==> flow/design.v <==
`timescale 1ns/1ps
module updateNeuron
(
	input						clk				,
	input						rst_n			,
	input						i_run			,
	input						i_init			,
	input						i_s_lern		,
	input						i_s_infr		,
	input signed 	[24:0]  	exc_current		,
	input signed 	[24:0]  	inh_current		,
	output 						o_s_init		,
	output						o_spike			,
	output						o_valid			,
	output			[4:0]		o_neuron_idx	,
	output			[49:0]		d_c				,
	output			[4:0]		addr_c			,
	output						ce_c			,
	output						we_c			,
	input			[49:0]		q_c				,
	output			[54:0]		d_m				,
	output			[4:0]		addr_m			,
	output						ce_m			,
	output						we_m			,
	input			[54:0]		q_m
);
wire 					s_idle					;
wire 					s_init					;
wire 					s_read					;
wire 					s_calc					;
wire 					s_wrte					;
wire 					s_done					;
reg 			[3:0] 	fsm						;
reg 			[2:0] 	c_state					;
reg 			[2:0] 	n_state					;
reg 			[4:0] 	neuron_idx				;
reg signed 		[24:0] 	exc_cur_buf				;
reg signed 		[24:0] 	inh_cur_buf				;
wire signed 	[24:0] 	c_ge					;
wire signed 	[24:0] 	c_gi					;
wire signed 	[24:0] 	c_vm					;
wire signed 	[24:0] 	c_vt					;
wire 					c_ref_check				;
wire 			[3:0] 	c_ref_count				;
wire signed 	[24:0] 	e_rest = 25'd5242880	;		 
wire signed 	[24:0] 	e_exc = 25'd6881280		;		 
wire signed 	[24:0] 	e_inh = 25'd3604480		;		 
wire signed 	[24:0] 	thresh_add  = 25'd11240	;	 
wire signed 	[24:0] 	inh_max = 25'd655360	;		 
reg signed 		[24:0] 	mult_1_in_1				;
reg signed 		[17:0] 	mult_1_in_2				;
reg signed 		[24:0] 	mult_2_in_1				;
reg signed 		[17:0] 	mult_2_in_2				;
reg signed 		[24:0] 	add_max					;	
reg signed 		[42:0] 	mult_1_out				;
reg signed 		[42:0] 	mult_2_out				;
reg signed 		[24:0] 	n_ge					;
reg signed 		[24:0] 	n_gi					;
reg signed 		[24:0] 	n_vm					;
reg signed 		[24:0] 	n_vt					;
reg 					n_ref_check				;
reg 			[3:0] 	n_ref_count				;
reg 					fire					;
localparam S_IDLE = 3'b000;
localparam S_READ = 3'b001;
localparam S_CALC = 3'b010;
localparam S_WRTE = 3'b011;
localparam S_INIT = 3'b111;
localparam S_DONE = 3'b100;
always @(posedge clk or negedge rst_n) begin
	if(!rst_n) begin
		exc_cur_buf <= 25'd0;
		inh_cur_buf <= 25'd0;
	end else if(i_run) begin
		exc_cur_buf <= exc_current;
		inh_cur_buf <= inh_current;
	end
end
always @(*) begin
	n_state = c_state;
	case(c_state)
		S_IDLE: begin
			if(i_run)
				n_state = S_READ;
			if(i_init)
				n_state = S_INIT;
		end 
		S_INIT:
			if(neuron_idx == 5'd17) 
				n_state = S_IDLE;
		S_READ:
			n_state = S_CALC;
		S_CALC:
			if(fsm == 4'd9)
				n_state = S_WRTE;
		S_WRTE:
			n_state = S_DONE;
		S_DONE:
			n_state = S_IDLE;
	endcase
end
always @(posedge clk or negedge rst_n) begin
	if(!rst_n) begin
		c_state <= S_IDLE;
	end else begin
		c_state <= n_state;
	end
end
assign s_idle = (c_state == S_IDLE);
assign s_init = (c_state == S_INIT);
assign s_read = (c_state == S_READ);
assign s_calc = (c_state == S_CALC);
assign s_wrte = (c_state == S_WRTE);
assign s_done = (c_state == S_DONE);
always @(posedge clk or negedge rst_n) begin
	if(!rst_n) begin
		fsm <= 4'd0;
	end else begin
		if(s_calc) begin
			fsm <= fsm + 4'd1;
		end else begin
			fsm <= 4'd0;
		end
	end
end
always @(posedge clk or negedge rst_n) begin
	if(!rst_n) begin
		neuron_idx <= 5'd0;
	end else begin
		if(s_done || s_init) begin
			if(neuron_idx == 5'd17) begin
				neuron_idx <= 5'd0;
			end else begin
				neuron_idx <= neuron_idx + 5'd1;
			end
		end else begin
			neuron_idx <= neuron_idx;
		end
	end
end
reg signed [24:0] add2_1_in_1;
reg signed [24:0] add2_1_in_2;
reg signed [24:0] add2_2_in_1;
reg signed [24:0] add2_2_in_2;
reg signed [24:0] add3_1_in_1;
reg signed [24:0] add3_1_in_2;
reg signed [24:0] add3_1_in_3;
reg signed [24:0] add3_2_in_1;
reg signed [24:0] add3_2_in_2;
reg signed [24:0] add3_2_in_3;
(* dont_touch = "true" *) wire signed [24:0] add2_1_out;
(* dont_touch = "true" *) wire signed [24:0] add2_2_out;
(* dont_touch = "true" *) wire signed [24:0] add3_1_out;
(* dont_touch = "true" *) wire signed [24:0] add3_2_out;
always @(posedge clk or negedge rst_n) begin
	if(!rst_n) begin
		add2_1_in_1 <= 25'd0;
		add2_1_in_2 <= 25'd0;
		add2_2_in_1 <= 25'd0;
		add2_2_in_2 <= 25'd0;
		add3_1_in_1 <= 25'd0;
		add3_1_in_2 <= 25'd0;
		add3_1_in_3 <= 25'd0;
		add3_2_in_1 <= 25'd0;
		add3_2_in_2 <= 25'd0;
		add3_2_in_3 <= 25'd0;
	end else begin
		case (fsm)
			4'd0: begin
				add2_1_in_1 <= 25'd0;
				add2_1_in_2 <= 25'd0;
				add2_2_in_1 <= 25'd0;
				add2_2_in_2 <= 25'd0;
				add3_1_in_1 <= 25'd0;
				add3_1_in_2 <= 25'd0;
				add3_1_in_3 <= 25'd0;
				add3_2_in_1 <= 25'd0;
				add3_2_in_2 <= 25'd0;
				add3_2_in_3 <= 25'd0;
			end
			4'd1: begin
				add2_1_in_1 <= 25'd0;		
				add2_1_in_2 <= 25'd0;
				add2_2_in_1 <= 25'd0;		
				add2_2_in_2 <= 25'd0;
				add3_1_in_1 <= 25'd0;
				add3_1_in_2 <= 25'd0;
				add3_1_in_3 <= 25'd0;
				add3_2_in_1 <= c_ref_check ? 25'd0 : c_gi;
				add3_2_in_2 <= c_ref_check ? 25'd0 : inh_cur_buf;
				add3_2_in_3 <= c_ref_check ? 25'd0 : -(c_gi >>> 4);
			end
			4'd2: begin
				if(!c_ref_check) begin
					add2_1_in_1 <= e_exc;		 
					add2_1_in_2 <= -c_vm;
					add2_2_in_1 <= e_inh;		 
					add2_2_in_2 <= -c_vm;
					add3_1_in_1 <= c_ge;
					add3_1_in_2 <= exc_cur_buf;
					add3_1_in_3 <= -(c_ge >>> 3);
					add3_2_in_1 <= add3_2_in_1;
					add3_2_in_2 <= add3_2_in_2;
					add3_2_in_3 <= add3_2_in_3;
				end else begin
					add2_1_in_1 <= 25'd0;		 
					add2_1_in_2 <= 25'd0;
					add2_2_in_1 <= 25'd0;		 
					add2_2_in_2 <= 25'd0;
					add3_1_in_1 <= 25'd0;
					add3_1_in_2 <= 25'd0;
					add3_1_in_3 <= 25'd0;
					add3_2_in_1 <= 25'd0;
					add3_2_in_2 <= 25'd0;
					add3_2_in_3 <= 25'd0;
				end
			end
			4'd3: begin
				add2_1_in_1 <= add2_1_in_1;		
				add2_1_in_2 <= add2_1_in_2;
				add2_2_in_1 <= add2_2_in_1;		
				add2_2_in_2 <= add2_2_in_2;
				add3_1_in_1 <= add3_1_in_1;
				add3_1_in_2 <= add3_1_in_2;
				add3_1_in_3 <= add3_1_in_3;
				add3_2_in_1 <= add3_2_in_1;
				add3_2_in_2 <= add3_2_in_2;
				add3_2_in_3 <= add3_2_in_3;
			end
			4'd4: begin
				if(!c_ref_check) begin
					add2_1_in_1 <= e_rest;		 
					add2_1_in_2 <= -c_vm;
					add2_2_in_1 <= add2_2_in_1;		
					add2_2_in_2 <= add2_2_in_2;
					add3_1_in_1 <= add3_1_in_1;
					add3_1_in_2 <= add3_1_in_2;
					add3_1_in_3 <= add3_1_in_3;
					add3_2_in_1 <= add3_2_in_1;
					add3_2_in_2 <= add3_2_in_2;
					add3_2_in_3 <= add3_2_in_3;
				end else begin
					add2_1_in_1 <= 25'd0;		
					add2_1_in_2 <= 25'd0;
					add2_2_in_1 <= add2_2_in_1;		
					add2_2_in_2 <= add2_2_in_2;
					add3_1_in_1 <= add3_1_in_1;
					add3_1_in_2 <= add3_1_in_2;
					add3_1_in_3 <= add3_1_in_3;
					add3_2_in_1 <= add3_2_in_1;
					add3_2_in_2 <= add3_2_in_2;
					add3_2_in_3 <= add3_2_in_3;
				end
			end
			4'd5: begin
				add2_1_in_1 <= i_s_lern ? e_rest : 25'd0;		 
				add2_1_in_2 <= i_s_lern ? -c_vt : 25'd0;
				add2_2_in_1 <= add2_2_in_1;		
				add2_2_in_2 <= add2_2_in_2;
				add3_1_in_1 <= mult_1_out >>> 10;
				add3_1_in_2 <= mult_2_out >>> 10;
				add3_1_in_3 <= add2_1_out >>> 1;
				add3_2_in_1 <= add3_2_in_1;
				add3_2_in_2 <= add3_2_in_2;
				add3_2_in_3 <= add3_2_in_3;
			end
			4'd6: begin
				if(!c_ref_check) begin
					add2_1_in_1 <= c_vm;
					add2_1_in_2 <= add3_1_out >>> 7;
					add2_2_in_1 <= c_vt;
					add2_2_in_2 <= add2_1_out >>> 17;
					add3_1_in_1 <= add3_1_in_1;
					add3_1_in_2 <= add3_1_in_2;
					add3_1_in_3 <= add3_1_in_3;
					add3_2_in_1 <= add3_2_in_1;
					add3_2_in_2 <= add3_2_in_2;
					add3_2_in_3 <= add3_2_in_3;
				end else begin
					add2_1_in_1 <= c_vm;
					add2_1_in_2 <= 25'd0;
					add2_2_in_1 <= c_vt;
					add2_2_in_2 <= add2_1_out >>> 17;
					add3_1_in_1 <= add3_1_in_1;
					add3_1_in_2 <= add3_1_in_2;
					add3_1_in_3 <= add3_1_in_3;
					add3_2_in_1 <= add3_2_in_1;
					add3_2_in_2 <= add3_2_in_2;
					add3_2_in_3 <= add3_2_in_3;
				end
			end
			4'd7: begin
				add2_1_in_1 <= add2_1_in_1;
				add2_1_in_2 <= add2_1_in_2;
				add2_2_in_1 <= add2_2_in_1;
				add2_2_in_2 <= add2_2_in_2;
				add3_1_in_1 <= add3_1_in_1;
				add3_1_in_2 <= add3_1_in_2;
				add3_1_in_3 <= add3_1_in_3;
				add3_2_in_1 <= add3_2_in_1;
				add3_2_in_2 <= add3_2_in_2;
				add3_2_in_3 <= add3_2_in_3;
			end
			4'd8: begin
				if(fire) begin
					add2_1_in_1 <= i_s_infr ? 25'd0 : thresh_add;		 
					add2_1_in_2 <= n_vt;
					add2_2_in_1 <= add2_2_in_1;		
					add2_2_in_2 <= add2_2_in_2;
					add3_1_in_1 <= add3_1_in_1;
					add3_1_in_2 <= add3_1_in_2;
					add3_1_in_3 <= add3_1_in_3;
					add3_2_in_1 <= add3_2_in_1;
					add3_2_in_2 <= add3_2_in_2;
					add3_2_in_3 <= add3_2_in_3;
				end else begin
					add2_1_in_1 <= add2_1_in_1;		
					add2_1_in_2 <= add2_1_in_2;
					add2_2_in_1 <= add2_2_in_1;		
					add2_2_in_2 <= add2_2_in_2;
					add3_1_in_1 <= add3_1_in_1;
					add3_1_in_2 <= add3_1_in_2;
					add3_1_in_3 <= add3_1_in_3;
					add3_2_in_1 <= add3_2_in_1;
					add3_2_in_2 <= add3_2_in_2;
					add3_2_in_3 <= add3_2_in_3;
				end
			end
			default: begin
				add2_1_in_1 <= add2_1_in_1;
				add2_1_in_2 <= add2_1_in_2;
				add2_2_in_1 <= add2_2_in_1;
				add2_2_in_2 <= add2_2_in_2;
				add3_1_in_1 <= add3_1_in_1;
				add3_1_in_2 <= add3_1_in_2;
				add3_1_in_3 <= add3_1_in_3;
				add3_2_in_1 <= add3_2_in_1;
				add3_2_in_2 <= add3_2_in_2;
				add3_2_in_3 <= add3_2_in_3;
			end
		endcase
	end
end
assign add2_1_out = add2_1_in_1 + add2_1_in_2;
assign add2_2_out = add2_2_in_1 + add2_2_in_2;
assign add3_1_out = add3_1_in_1 + add3_1_in_2 + add3_1_in_3;
assign add3_2_out = add3_2_in_1 + add3_2_in_2 + add3_2_in_3;
always @(posedge clk or negedge rst_n) begin
	if(!rst_n) begin
		add_max <= 25'd0;
	end else begin
		if(fsm == 4'd2) begin
			add_max <= (inh_max < add3_2_out) ? inh_max : add3_2_out;
		end else if(fsm == 4'd8) begin
			add_max <= 25'd0;
		end else begin
			add_max <= add_max;
		end
	end
end
always @(posedge clk) begin
	mult_1_out <= mult_1_in_1 * mult_1_in_2;
	mult_2_out <= mult_2_in_1 * mult_2_in_2;
end
always @(posedge clk or negedge rst_n) begin
	if(!rst_n) begin
		mult_1_in_1 <= 25'd0;  
		mult_1_in_2 <= 18'd0; 
		mult_2_in_1 <= 25'd0; 
		mult_2_in_2 <= 18'd0; 
	end else begin
		if(fsm == 4'd3) begin
			mult_1_in_1 <= add3_1_out;  
			mult_1_in_2 <= add2_1_out >>> 7; 
			mult_2_in_1 <= add_max; 
			mult_2_in_2 <= add2_2_out >>> 7; 
		end else begin
			mult_1_in_1 <= 25'd0;  
			mult_1_in_2 <= 18'd0; 
			mult_2_in_1 <= 25'd0; 
			mult_2_in_2 <= 18'd0; 
		end
	end
end
always @(posedge clk or negedge rst_n) begin
	if(!rst_n) begin
		n_ge <= 25'd0;
		n_gi <= 25'd0;
		n_vm <= 25'd0;
		n_vt <= 25'd0;
		fire <= 1'd0;
		n_ref_check <= 1'b0;
		n_ref_count <= 4'd0;
	end else begin 
		case (fsm)
			4'd3: begin
				n_ge <= add3_1_out;
				n_gi <= add_max;
				fire <= 1'b0;
			end
			4'd5: begin
				if(c_ref_check) begin
					n_ref_count <= c_ref_count + 4'd1;
				end else begin
					n_ref_count <= c_ref_count;
				end
				n_ref_check <= c_ref_check;
			end
			4'd7: begin
				n_vm <= add2_1_out;
				n_vt <= add2_2_out;
				if(add2_1_out > add2_2_out) begin
					fire <= 1'b1;
					n_ref_check <= 1'b1;
					n_ge <= 25'd0;
					n_gi <= 25'd0;
				end
			end
			4'd9: begin
				if(fire) begin
					n_vm <= e_rest;		 
					n_vt <= add2_1_out;
				end
				if(n_ref_count == 4'd11) begin
					n_ref_check <= 1'b0;
					n_ref_count <= 4'd0;
				end
			end
		endcase
	end
end
assign ce_c 		= 		s_init || s_read || s_wrte;
assign we_c 		= 		s_init || s_wrte; 
assign ce_m 		= 		s_init || s_read || s_wrte;
assign we_m 		= 		s_init || s_wrte;
assign addr_c 		= 		neuron_idx;
assign addr_m 		= 		neuron_idx;
assign d_c 			= 		s_init ? 50'd0 : {n_ge, n_gi};
assign d_m 			= 		s_init ? {1'b0, 4'd0, e_rest, 25'd5406720} : {n_ref_check, n_ref_count, n_vm, n_vt};
assign c_ge 		= 		q_c[49:25];
assign c_gi 		= 		q_c[24:0];
assign c_vm 		= 		q_m[49:25];
assign c_vt 		= 		q_m[24:0];
assign c_ref_check 	= 		q_m[54];
assign c_ref_count 	= 		q_m[53:50];
assign o_s_init 	=	 	s_init;
assign o_spike 		= 		fire;
assign o_valid 		= 		s_done;
assign o_neuron_idx = 		neuron_idx;
endmodule
--- tool output ---
# Tool chain data of updateNeuron

Module updateNeuron before and after one edit of its RTL, step after step.
"unedited" refers to lines of the RTL above, "edited" to lines of the edited file.
"difference": "edited" minus "unedited" as printed here.
The mark n/a stands for no value.

Top: updateNeuron
Clock input: clk
Cell library: sky130hd
Corner: tt_025C_1v80

# Diff

Unified diff, file above to edited file.
A script made this edit. It changes what the design does and was not meant as an optimisation.

```diff
@@ -360,5 +360,5 @@
 end
 always @(posedge clk) begin
-	mult_1_out <= mult_1_in_1 * mult_1_in_2;
+	mult_1_out <= mult_1_in_1 ^ mult_1_in_2;
 	mult_2_out <= mult_2_in_1 * mult_2_in_2;
 end
```

# After elaboration

Counts by Yosys on the flattened word-level netlist (proc, flatten, opt, wreduce; memories kept). Register bits leave out memories and registers merged into their read ports (data or address). Print and check cells are left out. Cells with the same type and inputs are merged into one.

Bit counts:

| item                        | unedited | edited | difference |
| flip-flop bits (word level) | 599      | 589    | -10 |
| input port bits             | 161      | 161    | 0 |
| output and inout bits       | 127      | 127    | 0 |
| cells after elaboration     | 152      | 152    | 0 |

Operators by class:

| item                             | unedited | edited | difference |
| $add $sub $neg                   | 13       | 13     | 0 |
| multiply operators               | 2        | 1      | -1 |
| $lt $le $gt $ge                  | 2        | 2      | 0 |
| equality and inequality tests    | 24       | 24     | 0 |
| muxes and demuxes                | 57       | 57     | 0 |
| bitwise logic cells              | 0        | 1      | +1 |
| reductions and logical operators | 25       | 25     | 0 |

Operators by type and width:

| kind                                                             | unedited | edited | difference |
| 25-bit by 18-bit multiplier with 35-bit output                   | 2        | 1      | -1 |
| 25-bit by 18-bit bitwise XOR with 25-bit output                  | 0        | 1      | +1 |
| 25-bit 2-to-1 mux                                                | 20       | 20     | 0 |
| 25-bit parallel mux with 3-bit select                            | 8        | 8      | 0 |
| 2-bit != test (second input constant)                            | 7        | 7      | 0 |
| 25-bit adder                                                     | 6        | 6      | 0 |
| 2-bit AND reduction                                              | 5        | 5      | 0 |
| 4-bit by 3-bit == test with 1-bit output (second input constant) | 4        | 4      | 0 |
| 1-bit logical OR                                                 | 4        | 4      | 0 |
| 3-bit 2-to-1 mux                                                 | 4        | 4      | 0 |
| 25-bit parallel mux with 2-bit select                            | 4        | 4      | 0 |
| 2-bit nonzero test                                               | 4        | 4      | 0 |
| 3-bit nonzero test                                               | 4        | 4      | 0 |
| 4-bit == test (second input constant)                            | 3        | 3      | 0 |
| 23-bit 2-to-1 mux                                                | 3        | 3      | 0 |
| 4-bit 2-to-1 mux                                                 | 3        | 3      | 0 |
| 4-bit by 1-bit adder with 4-bit output (second input constant)   | 2        | 2      | 0 |
| 3-bit by 2-bit == test with 1-bit output (second input constant) | 2        | 2      | 0 |
| 3-bit == test (second input constant)                            | 2        | 2      | 0 |
| 4-bit by 2-bit == test with 1-bit output (second input constant) | 2        | 2      | 0 |
| 1-bit 2-to-1 mux                                                 | 2        | 2      | 0 |
| 18-bit 2-to-1 mux                                                | 2        | 2      | 0 |
| 25-bit negation                                                  | 2        | 2      | 0 |
| 6-bit nonzero test                                               | 2        | 2      | 0 |
| 2-bit OR reduction                                               | 2        | 2      | 0 |
| 5-bit by 1-bit adder with 5-bit output (second input constant)   | 1        | 1      | 0 |
| 3-bit by 1-bit == test with 1-bit output (second input constant) | 1        | 1      | 0 |
| 4-bit by 1-bit == test with 1-bit output (second input constant) | 1        | 1      | 0 |

The list need not be complete.

# Longest topological paths

Depth = most cells in a row (Yosys ltp): at word level without a register or memory, in the mapped netlist without a sequential cell, where the memories' decode and read muxes count.

Depth:

| item                         | unedited | edited | difference |
| depth in word-level cells    | 5        | 5      | 0 |
| ABC_AREA                     | 0        | 0      | n/a |
| depth in mapped cells        | 25       | 25     | 0 |
| depth with buffers taken out | 24       | 24     | 0 |

# Synthesis result

Yosys stat after the flow's synthesis: flattened, memories mapped to cells. It holds for the ABC_AREA given above (unset counts as 0); a run with the other value may have another netlist.

Mapped netlist:

| item                               | unedited | edited  | difference |
| cell count                         | 5699     | 4157    | -1542 |
| chip area (Yosys) (um^2)           | 55644.6  | 41680.0 | -13964.6 |
| sequential part of the area (um^2) | 14290.0  | 13589.3 | -700.7 |
| mapped flip-flops                  | 581      | 551     | -30 |
| buffer cells                       | 273      | 211     | -62 |

Cell types:

| type                      | unedited | edited | difference |
| sky130_fd_sc_hd__inv_1    | 989      | 555    | -434 |
| sky130_fd_sc_hd__fa_1     | 782      | 417    | -365 |
| sky130_fd_sc_hd__nand2_1  | 597      | 377    | -220 |
| sky130_fd_sc_hd__and2_1   | 381      | 206    | -175 |
| sky130_fd_sc_hd__ha_1     | 317      | 224    | -93 |
| sky130_fd_sc_hd__clkbuf_1 | 248      | 189    | -59 |
| sky130_fd_sc_hd__nor2_1   | 218      | 175    | -43 |
| sky130_fd_sc_hd__a21o_1   | 111      | 88     | -23 |
| sky130_fd_sc_hd__xnor2_1  | 148      | 126    | -22 |
| sky130_fd_sc_hd__a222oi_1 | 69       | 48     | -21 |
| sky130_fd_sc_hd__dfrtp_1  | 530      | 510    | -20 |
| sky130_fd_sc_hd__a21oi_1  | 118      | 98     | -20 |
| sky130_fd_sc_hd__nor3_1   | 59       | 44     | -15 |
| sky130_fd_sc_hd__a221o_1  | 27       | 42     | +15 |
| sky130_fd_sc_hd__nand2b_1 | 33       | 20     | -13 |
| sky130_fd_sc_hd__o21ai_0  | 160      | 149    | -11 |
| sky130_fd_sc_hd__a22oi_1  | 18       | 29     | +11 |
| sky130_fd_sc_hd__dfxtp_1  | 50       | 40     | -10 |

The list need not be complete.

# Path before layout

Source: OpenSTA report_checks on the synthesized netlist (no wires, ideal clock, input and output delay 20% of the period each), path of least setup slack; recovery checks are left aside. Register names are those of the netlist, which keeps one name where synthesis merged equal registers.

Path post-synthesis:

| item                          | unedited                | edited                  | difference |
| path type                     | reg2reg                 | reg2reg                 | n/a |
| start                         | register mult_1_in_2[9] | register mult_2_in_2[9] | n/a |
| end                           | register mult_1_out[33] | register mult_2_out[34] | n/a |
| period (ns)                   | 7.2                     | 7.2                     | 0.0 |
| setup time (ns)               | 0.095                   | 0.072                   | -0.023 |
| time at the first pin (ns)    | 0.000                   | 0.000                   | 0.000 |
| arrival time (ns)             | 6.090                   | 6.153                   | +0.063 |
| required time (ns)            | 7.105                   | 7.128                   | +0.023 |
| slack (ns)                    | 1.014                   | 0.975                   | -0.039 |
| delay of the path (ns)        | 6.185                   | 6.225                   | +0.040 |
| stages                        | 25                      | 26                      | +1 |
| path buffers                  | 2                       | 2                       | 0 |
| synthesis period reached (ns) | 6.186                   | 6.225                   | +0.039 |

"delay of the path" = arrival - input delay + setup time.
"stages": output pins that drive a net of the path, with the launching flip-flop's if there is one; two outputs of one cell count as two.
"synthesis period reached" = period - worst setup slack (recovery checks aside). The figure is calculated, with input and output delays left at 20% of the set period.
The rows between start and end are the longest chain of elaborated cells between them; the timing report does not say that the signal goes this way. Where chains are equally long, one stands for them.
Each line given opens the expression or statement behind the cell; cells for indexed reads and writes are added by Yosys, which also makes memories of some case tables.
At most two assigning lines are given for a register; there are more.

Between the ends, post-synthesis, unedited:
Cell sequence: sky130_fd_sc_hd__dfrtp_1 sky130_fd_sc_hd__clkbuf_1 sky130_fd_sc_hd__clkbuf_1 sky130_fd_sc_hd__nand2_1 sky130_fd_sc_hd__fa_1 sky130_fd_sc_hd__inv_1 sky130_fd_sc_hd__fa_1 sky130_fd_sc_hd__inv_1 sky130_fd_sc_hd__fa_1 sky130_fd_sc_hd__inv_1 sky130_fd_sc_hd__fa_1 sky130_fd_sc_hd__fa_1 sky130_fd_sc_hd__inv_1 sky130_fd_sc_hd__fa_1 sky130_fd_sc_hd__inv_1 sky130_fd_sc_hd__ha_1 sky130_fd_sc_hd__and4_1 sky130_fd_sc_hd__nand2_1 sky130_fd_sc_hd__a211oi_1 sky130_fd_sc_hd__o31a_1 sky130_fd_sc_hd__a41oi_1 sky130_fd_sc_hd__nand2b_1 sky130_fd_sc_hd__a211oi_1 sky130_fd_sc_hd__o21ai_1 sky130_fd_sc_hd__a221oi_1
Cells in the longest elaborated chain: 1
Elaborated cells between the ends (all ways): 1
RTL lines with such cells: 1
Classes of those cells: mul: 1

RTL lines, path post-synthesis, unedited:

| item                                           | RTL line | source |
| from (decl)                                    | 51       | `reg signed [17:0] mult_1_in_2 ;` |
| from (assign)                                  | 368      | `mult_1_in_2 <= 18'd0;` |
| from (assign)                                  | 374      | `mult_1_in_2 <= add2_1_out >>> 7;` |
| 25-bit by 18-bit multiplier with 35-bit output | 362      | `mult_1_out <= mult_1_in_1 * mult_1_in_2;` |
| to (assign)                                    | 362      |  |

Between the ends, post-synthesis, edited:
Cell sequence: sky130_fd_sc_hd__dfrtp_1 sky130_fd_sc_hd__clkbuf_1 sky130_fd_sc_hd__clkbuf_1 sky130_fd_sc_hd__nand2_1 sky130_fd_sc_hd__fa_1 sky130_fd_sc_hd__inv_1 sky130_fd_sc_hd__fa_1 sky130_fd_sc_hd__inv_1 sky130_fd_sc_hd__fa_1 sky130_fd_sc_hd__inv_1 sky130_fd_sc_hd__fa_1 sky130_fd_sc_hd__fa_1 sky130_fd_sc_hd__inv_1 sky130_fd_sc_hd__fa_1 sky130_fd_sc_hd__inv_1 sky130_fd_sc_hd__ha_1 sky130_fd_sc_hd__a21o_1 sky130_fd_sc_hd__a21o_1 sky130_fd_sc_hd__a21oi_1 sky130_fd_sc_hd__o21ai_0 sky130_fd_sc_hd__o211ai_1 sky130_fd_sc_hd__a311oi_1 sky130_fd_sc_hd__o21a_1 sky130_fd_sc_hd__o21a_1 sky130_fd_sc_hd__o41ai_1 sky130_fd_sc_hd__xnor2_1
Cells in the longest elaborated chain: 1
Elaborated cells between the ends (all ways): 1
RTL lines with such cells: 1
Classes of those cells: mul: 1

RTL lines, path post-synthesis, edited:

| item                                           | RTL line | source |
| from (decl)                                    | 53       | `reg signed [17:0] mult_2_in_2 ;` |
| from (assign)                                  | 370      | `mult_2_in_2 <= 18'd0;` |
| from (assign)                                  | 376      | `mult_2_in_2 <= add2_2_out >>> 7;` |
| 25-bit by 18-bit multiplier with 35-bit output | 363      | `mult_2_out <= mult_2_in_1 * mult_2_in_2;` |
| to (assign)                                    | 363      |  |

# Worst path after layout

From the final timing report of the runs of pair 1: the path of least setup slack in the routed layout; clock arrival at registers is part of the times.

Path post-layout:

| item                       | unedited                | edited                  | difference |
| path type                  | reg2reg                 | reg2reg                 | n/a |
| start                      | register mult_1_in_2[3] | register mult_2_in_1[4] | n/a |
| end                        | register mult_1_out[33] | register mult_2_out[34] | n/a |
| period (ns)                | 7.2                     | 7.2                     | 0.0 |
| setup time (ns)            | 0.09                    | 0.07                    | -0.02 |
| time at the first pin (ns) | 0.67                    | 0.64                    | -0.03 |
| arrival time (ns)          | 7.34                    | 7.31                    | -0.03 |
| required time (ns)         | 7.78                    | 7.77                    | -0.01 |
| slack (ns)                 | 0.44                    | 0.46                    | +0.02 |
| stages                     | 21                      | 24                      | +3 |
| path buffers               | 0                       | 1                       | +1 |

The rows between start and end are the longest chain of elaborated cells between them; the timing report does not say that the signal goes this way. Where chains are equally long, one stands for them.
At most two assigning lines are given for a register; there are more.

Between the ends, post-layout, unedited:
Cell sequence: sky130_fd_sc_hd__dfrtp_1 sky130_fd_sc_hd__nand2_1 sky130_fd_sc_hd__fa_1 sky130_fd_sc_hd__fa_1 sky130_fd_sc_hd__fa_1 sky130_fd_sc_hd__inv_1 sky130_fd_sc_hd__fa_1 sky130_fd_sc_hd__fa_1 sky130_fd_sc_hd__inv_1 sky130_fd_sc_hd__fa_1 sky130_fd_sc_hd__inv_1 sky130_fd_sc_hd__ha_1 sky130_fd_sc_hd__and4_1 sky130_fd_sc_hd__nand2_1 sky130_fd_sc_hd__a211oi_1 sky130_fd_sc_hd__o31a_1 sky130_fd_sc_hd__a41oi_1 sky130_fd_sc_hd__nand2b_1 sky130_fd_sc_hd__a211oi_1 sky130_fd_sc_hd__o21ai_1 sky130_fd_sc_hd__a221oi_1
Cells in the longest elaborated chain: 1
Elaborated cells between the ends (all ways): 1
RTL lines with such cells: 1
Classes of those cells: mul: 1

RTL lines, path post-layout, unedited:

| item                                           | RTL line | source |
| from (decl)                                    | 51       | `reg signed [17:0] mult_1_in_2 ;` |
| from (assign)                                  | 368      | `mult_1_in_2 <= 18'd0;` |
| from (assign)                                  | 374      | `mult_1_in_2 <= add2_1_out >>> 7;` |
| 25-bit by 18-bit multiplier with 35-bit output | 362      | `mult_1_out <= mult_1_in_1 * mult_1_in_2;` |
| to (assign)                                    | 362      |  |

Between the ends, post-layout, edited:
Cell sequence: sky130_fd_sc_hd__dfrtp_1 sky130_fd_sc_hd__and2_1 sky130_fd_sc_hd__fa_1 sky130_fd_sc_hd__inv_1 sky130_fd_sc_hd__fa_1 sky130_fd_sc_hd__fa_1 sky130_fd_sc_hd__inv_1 sky130_fd_sc_hd__ha_1 sky130_fd_sc_hd__fa_1 sky130_fd_sc_hd__inv_1 sky130_fd_sc_hd__fa_1 sky130_fd_sc_hd__inv_1 sky130_fd_sc_hd__ha_1 sky130_fd_sc_hd__a21o_1 sky130_fd_sc_hd__a21o_1 sky130_fd_sc_hd__a21oi_1 sky130_fd_sc_hd__o21ai_0 sky130_fd_sc_hd__buf_4 sky130_fd_sc_hd__o211ai_1 sky130_fd_sc_hd__a311oi_1 sky130_fd_sc_hd__o21a_1 sky130_fd_sc_hd__o21a_1 sky130_fd_sc_hd__o41ai_1 sky130_fd_sc_hd__xnor2_1
Cells in the longest elaborated chain: 1
Elaborated cells between the ends (all ways): 1
RTL lines with such cells: 1
Classes of those cells: mul: 1

RTL lines, path post-layout, edited:

| item                                           | RTL line | source |
| from (decl)                                    | 52       | `reg signed [24:0] mult_2_in_1 ;` |
| from (assign)                                  | 369      | `mult_2_in_1 <= 25'd0;` |
| from (assign)                                  | 375      | `mult_2_in_1 <= add_max;` |
| 25-bit by 18-bit multiplier with 35-bit output | 363      | `mult_2_out <= mult_2_in_1 * mult_2_in_2;` |
| to (assign)                                    | 363      |  |

# Flow runs

Runs of the flow (Yosys, OpenROAD) on both versions; the two runs of a pair have the same settings. The constraints put input and output delay at 20% of the set period each and load the outputs with 0.01 pF.

Flow settings, pair 1:
period_ns: 7.2
CAP_MARGIN: 20
CORE_MARGIN: 2
CORE_UTILIZATION: 40
SLEW_MARGIN: 20

Results, pair 1:

| item                                     | unedited | edited   | difference |
| chip area after synthesis (Yosys) (um^2) | 55644.6  | 41680.0  | -13964.6 |
| area of the die (um^2)                   | 142110.0 | 106798.0 | -35312.0 |
| standard-cell area after routing (um^2)  | 63409.6  | 48477.7  | -14931.9 |
| setup slack of the critical path (ns)    | 0.442    | 0.465    | +0.023 |
| post-route setup TNS (ns)                | 0.000    | 0.000    | 0.000 |
| smallest hold slack (ns)                 | 0.435    | 0.433    | -0.002 |

Flow settings, pair 2:
ABC_AREA: 1
CAP_MARGIN: 35
CELL_PAD_IN_SITES_GLOBAL_PLACEMENT: 0
CORE_MARGIN: 4
CORE_UTILIZATION: 47
GPL_ROUTABILITY_DRIVEN: 0
MAX_ROUTING_LAYER: met4
MIN_ROUTING_LAYER: met1
PLACE_DENSITY_LB_ADDON: 0.25
SETUP_SLACK_MARGIN: 0.15
TNS_END_PERCENT: 95
period_ns: 3.93
SLEW_MARGIN: 20

Results, pair 2:

| item                                     | unedited | edited   | difference |
| chip area after synthesis (Yosys) (um^2) | 60229.0  | 45628.8  | -14600.2 |
| area of the die (um^2)                   | 133938.0 | 102131.0 | -31807.0 |
| standard-cell area after routing (um^2)  | 74014.7  | 57692.8  | -16321.9 |
| setup slack of the critical path (ns)    | -1.478   | -1.543   | -0.065 |
| post-route setup TNS (ns)                | -65.433  | -32.519  | +32.914 |
--- end ---
